==> flow/design.v <==
`timescale 1ns/10ps
module mm_gcd (
    clock,
    reset,
    a,
    b,
    c,
    start,
    finished
);
input clock;
input reset;
input [31:0] a;
input [31:0] b;
output [31:0] c;
reg [31:0] c;
input start;
output finished;
reg finished;
reg [31:0] y;
reg [31:0] x;
always @(posedge clock) begin: MM_GCD_RTL
    if (reset == 0) begin
        y <= 0;
        x <= 0;
        finished <= 1;
        c <= 0;
    end
    else begin
        if (start) begin
            finished <= 1'b0;
            x <= a;
            y <= b;
        end
        else begin
            if ((y == 0)) begin
                finished <= 1'b1;
                c <= x;
            end
            else if ((x > y)) begin
                x <= (x - y);
            end
            else begin
                y <= (y - x);
            end
        end
    end
end
endmodule
== Step by step through the tools: mm_gcd ==
What the tools print for mm_gcd, step after step.
Lines are those of the file above, counted from 1.
Library cell names are shortened.
A cell with - has no value.
Set-up
  top: mm_gcd
  clock port: clock
  standard-cell library: sky130hd
  library corner: tt_025C_1v80

== Elaborated design ==
Yosys after proc, flatten, opt, wreduce and memory -nomap, before mapping. Memory bits, and registers merged into a memory's read port (data or address), are not among the register bits. Print and check cells are not counted. Equal cells are merged and count once.
Operators by class
  add/subtract/negate cells: 2
  $lt $le $gt $ge: 1
  eq/ne operators: 2
  mux-type cells: 8
  bitwise gates (word level): 1
  reductions and logical operators: 6
Operators with widths (count)
  32-bit two-way mux: 6
  32-bit subtractor: 2
  32-bit > comparator: 1
  32-bit zero test: 1
  2-bit AND reduction: 3
  2-bit inequality test (second input constant): 2
  2-bit nonzero test: 2
  1-bit two-way mux: 2
  1-bit inverter: 1
Bit counts
  register bits: 97
  output and inout port bits: 33
  cells after elaboration: 24

== Logic depth ==
Yosys ltp: most cells in a row. Word level: on the elaborated netlist, between registers, memories and ports. Mapped: between sequential cells and ports; inverters and the memories' decode and read muxes count.
Depth
  word-level depth: 4
  ABC_AREA: 0
  gate-level depth with buffers: 14
  depth with buffers taken out: 12

== Netlist ==
Yosys stat after the flow's synthesis: flattened, memories mapped to cells. It holds for the ABC_AREA given above (unset counts as 0); a run with the other value may have another netlist.
Cell types
  dfxtp_1: count 97, total area 1.94E+03 sq um
  ha_1: count 63, total area 788.256 sq um
  a21oi_1: count 127, total area 635.61 sq um
  nand2_1: count 136, total area 510.49 sq um
  xnor2_1: count 35, total area 306.544 sq um
  inv_1: count 81, total area 304.042 sq um
  o21ai_0: count 55, total area 275.264 sq um
  a21o_1: count 26, total area 195.187 sq um
  nor2_1: count 45, total area 168.912 sq um
  xor2_1: count 19, total area 166.41 sq um
  buf_2: count 28, total area 140.134 sq um
  a22oi_2: count 10, total area 125.12 sq um
  nand4_1: count 19, total area 118.864 sq um
  a311oi_1: count 12, total area 105.101 sq um
  clkbuf_1: count 26, total area 97.594 sq um
  o21bai_1: count 13, total area 97.594 sq um
  o211ai_1: count 12, total area 90.086 sq um
  o21ai_2: count 10, total area 87.584 sq um
Other cell types: 62; their cells: 183.
Mapped netlist
  cell count: 997
  mapped area: 7627.3 sq um
  flip-flops: 97

== Path before layout ==
Source: OpenSTA report_checks on the synthesized netlist (no wires, ideal clock, input and output delay 20% of the period each), path of least setup slack; recovery checks are left aside. Register names are those of the netlist, which keeps one name where synthesis merged equal registers.
Timing post-synthesis
  kind: register -> register
  start: register x[0]
  end: register y[18]
  period: 5000 ps
  time at the first pin: 0 ps
  data arrival time: 2779 ps
  data required time: 4933 ps
  setup slack: 2154 ps
  path delay: 2846 ps
  stages: 15
  synthesis period reached: 2846 ps
"path delay" = arrival - input delay + setup time.
"stages" counts driving pins, that of a launching flip-flop among them; a cell with two outputs on the path counts twice.
"synthesis period reached" is the clock period less the worst setup slack; recovery checks do not enter. This is arithmetic on one report: input and output delays are still those of the set period (20% each).
Between the ends stands the longest chain of elaborated cells between them, by number of cells; it is not shown to be the way that was timed. Of several equally long chains one is given.
A line is the first line of the expression or statement that the cell stems from. Yosys adds cells for indexed reads and writes and turns some case tables into memories.
At most two assigning lines are given for a register; there are more.
On the way, post-synthesis
  path through: dfxtp_1 inv_1 ha_1 fa_1 nand2b_2 a21oi_2 o41a_4 a211oi_2 o21a_4 a21o_1 buf_6 a211oi_4 buf_8 a22oi_2 o21ai_2
  length of the longest elaborated chain: 4
  elaborated cells on any way between the ends: 7
  classes of those cells: 1 x add/sub; 1 x compare; 1 x eq/ne; 3 x mux; 1 x reduce/logical
RTL lines, path post-synthesis
  from (decl): line 21  | reg [31:0] x;
  from (assign): line 32  | x <= a;
  from (assign): line 41  | x <= (x - y);
  32-bit subtractor: line 44  | y <= (y - x);
  32-bit two-way mux: line 40  | else if ((x > y)) begin
  32-bit two-way mux: line 36  | if ((y == 0)) begin
  32-bit two-way mux: line 30  | if (start) begin
  to (assign): line 33  | y <= b;
  to (assign): line 44
  to (decl): line 20  | reg [31:0] y;

== Path in the finished layout ==
Path of least setup slack in the final report of run 1 (OpenROAD, finished layout, wires in). Where an end is a register, its clock arrival counts in the times.
The path's times are printed in steps of 10 ps; the period is the one set.
Timing post-layout
  kind: register -> register
  start: register y[0]
  end: register y[21]
  period: 2120 ps
  time at the first pin: 370 ps
  data arrival time: 3110 ps
  data required time: 2400 ps
  setup slack: -710 ps
  stages: 15
Between the ends stands the longest chain of elaborated cells between them, by number of cells; it is not shown to be the way that was timed. Of several equally long chains one is given.
At most two assigning lines are given for a register; there are more.
On the way, post-layout
  path through: dfxtp_2 buf_6 inv_4 ha_4 buf_6 inv_2 a21o_1 a311o_2 a2111oi_4 a21oi_2 buf_4 buf_4 xor2_4 nand3_1 a311oi_1
  length of the longest elaborated chain: 4
  elaborated cells on any way between the ends: 9
  classes of those cells: 1 x add/sub; 1 x compare; 2 x eq/ne; 3 x mux; 2 x reduce/logical
RTL lines, path post-layout
  from (decl): line 20  | reg [31:0] y;
  from (assign): line 33  | y <= b;
  from (assign): line 44  | y <= (y - x);
  32-bit subtractor: line 44
  32-bit two-way mux: line 40  | else if ((x > y)) begin
  32-bit two-way mux: line 36  | if ((y == 0)) begin
  32-bit two-way mux: line 30  | if (start) begin
  to (assign): line 33
  to (assign): line 44
  to (decl): line 20

==> results <==
Measured results for mm_gcd: 6 stored runs of the Yosys and OpenROAD flow on sky130hd. The settings differ; the order carries no meaning. The constraints put input and output delay at 20% of the set period each and load the outputs with 0.01 pF.
"achieved clock period" = clock period - worst setup slack. The figure is calculated, with input and output delays left at 20% of the set period.
"worst setup path time" is the time allowed to the run's worst setup path (the clock period less input and output delay, where it has them) less its slack. Clock arrival times count: a late capture clock shortens it, a late launch clock lengthens it.
"worst setup path time" is known to 10 ps.
[run 1] settings: period_ns=2.12, CAP_MARGIN=20, CORE_MARGIN=2, CORE_UTILIZATION=40, SLEW_MARGIN=20
[run 1] result: chip area after synthesis (Yosys) 7627.3 sq um, die area 20188.1 sq um, standard-cell area of the final layout 13135.1 sq um, utilization 70.2%, worst setup slack after layout -715 ps, total negative slack -40896 ps, worst hold slack 426 ps, achieved clock period 2835 ps, worst setup path time 2830 ps, worst setup path kind register -> register
[run 2] settings: ABC_AREA=1, CELL_PAD_IN_SITES_DETAIL_PLACEMENT=2, CELL_PAD_IN_SITES_GLOBAL_PLACEMENT=1, CORE_UTILIZATION=56, CTS_CLUSTER_DIAMETER=376, CTS_CLUSTER_SIZE=54, HOLD_SLACK_MARGIN=0.12, MIN_ROUTING_LAYER=met2, period_ns=5.0, CAP_MARGIN=20, CORE_MARGIN=2, SLEW_MARGIN=20
[run 2] result: did not finish, placement stopped with GPL-0301
[run 3] settings: ABC_AREA=1, CAP_MARGIN=10, CORE_MARGIN=8, CORE_UTILIZATION=45, CTS_CLUSTER_DIAMETER=75, GPL_ROUTABILITY_DRIVEN=0, TNS_END_PERCENT=50, period_ns=3.46, SLEW_MARGIN=20
[run 3] result: chip area after synthesis (Yosys) 8632.0 sq um, die area 23870.2 sq um, standard-cell area of the final layout 10057.1 sq um, utilization 53.6%, worst setup slack after layout 528 ps, total negative slack 0 ps, worst hold slack 486 ps, achieved clock period 2932 ps, worst setup path time 2930 ps, worst setup path kind register -> register
[run 4] settings: CAP_MARGIN=0, CELL_PAD_IN_SITES_DETAIL_PLACEMENT=1, CTS_CLUSTER_SIZE=13, GPL_ROUTABILITY_DRIVEN=0, GPL_TIMING_DRIVEN=0, MAX_ROUTING_LAYER=met4, PLACE_DENSITY_LB_ADDON=0.16, SETUP_SLACK_MARGIN=0.58, TNS_END_PERCENT=40, period_ns=6.59, CORE_MARGIN=2, CORE_UTILIZATION=40, SLEW_MARGIN=20
[run 4] result: chip area after synthesis (Yosys) 7627.3 sq um, die area 20188.1 sq um, standard-cell area of the final layout 9178.8 sq um, utilization 49.1%, worst setup slack after layout 2916 ps, total negative slack 0 ps, worst hold slack 456 ps, achieved clock period 3674 ps, worst setup path time 3670 ps, worst setup path kind register -> register
[run 5] settings: CORE_UTILIZATION=57, period_ns=3.8, CAP_MARGIN=20, CORE_MARGIN=2, SLEW_MARGIN=20
[run 5] result: chip area after synthesis (Yosys) 7627.3 sq um, die area 14322.1 sq um, standard-cell area of the final layout 9072.5 sq um, utilization 69.1%, worst setup slack after layout 373 ps, total negative slack 0 ps, worst hold slack 453 ps, achieved clock period 3427 ps, worst setup path time 3430 ps, worst setup path kind register -> register
[run 6] settings: CAP_MARGIN=30, CELL_PAD_IN_SITES_DETAIL_PLACEMENT=2, CTS_CLUSTER_SIZE=29, GPL_ROUTABILITY_DRIVEN=1, GPL_TIMING_DRIVEN=1, HOLD_SLACK_MARGIN=-0.01, MAX_ROUTING_LAYER=met4, MIN_ROUTING_LAYER=met2, PLACE_DENSITY_LB_ADDON=0.16, SETUP_SLACK_MARGIN=0.58, TNS_END_PERCENT=40, period_ns=6.59, CORE_MARGIN=2, CORE_UTILIZATION=40, SLEW_MARGIN=20
[run 6] result: chip area after synthesis (Yosys) 7627.3 sq um, die area 20188.1 sq um, standard-cell area of the final layout 9022.4 sq um, utilization 48.2%, worst setup slack after layout 2133 ps, total negative slack 0 ps, worst hold slack 459 ps, achieved clock period 4457 ps, worst setup path time 4460 ps, worst setup path kind register -> register
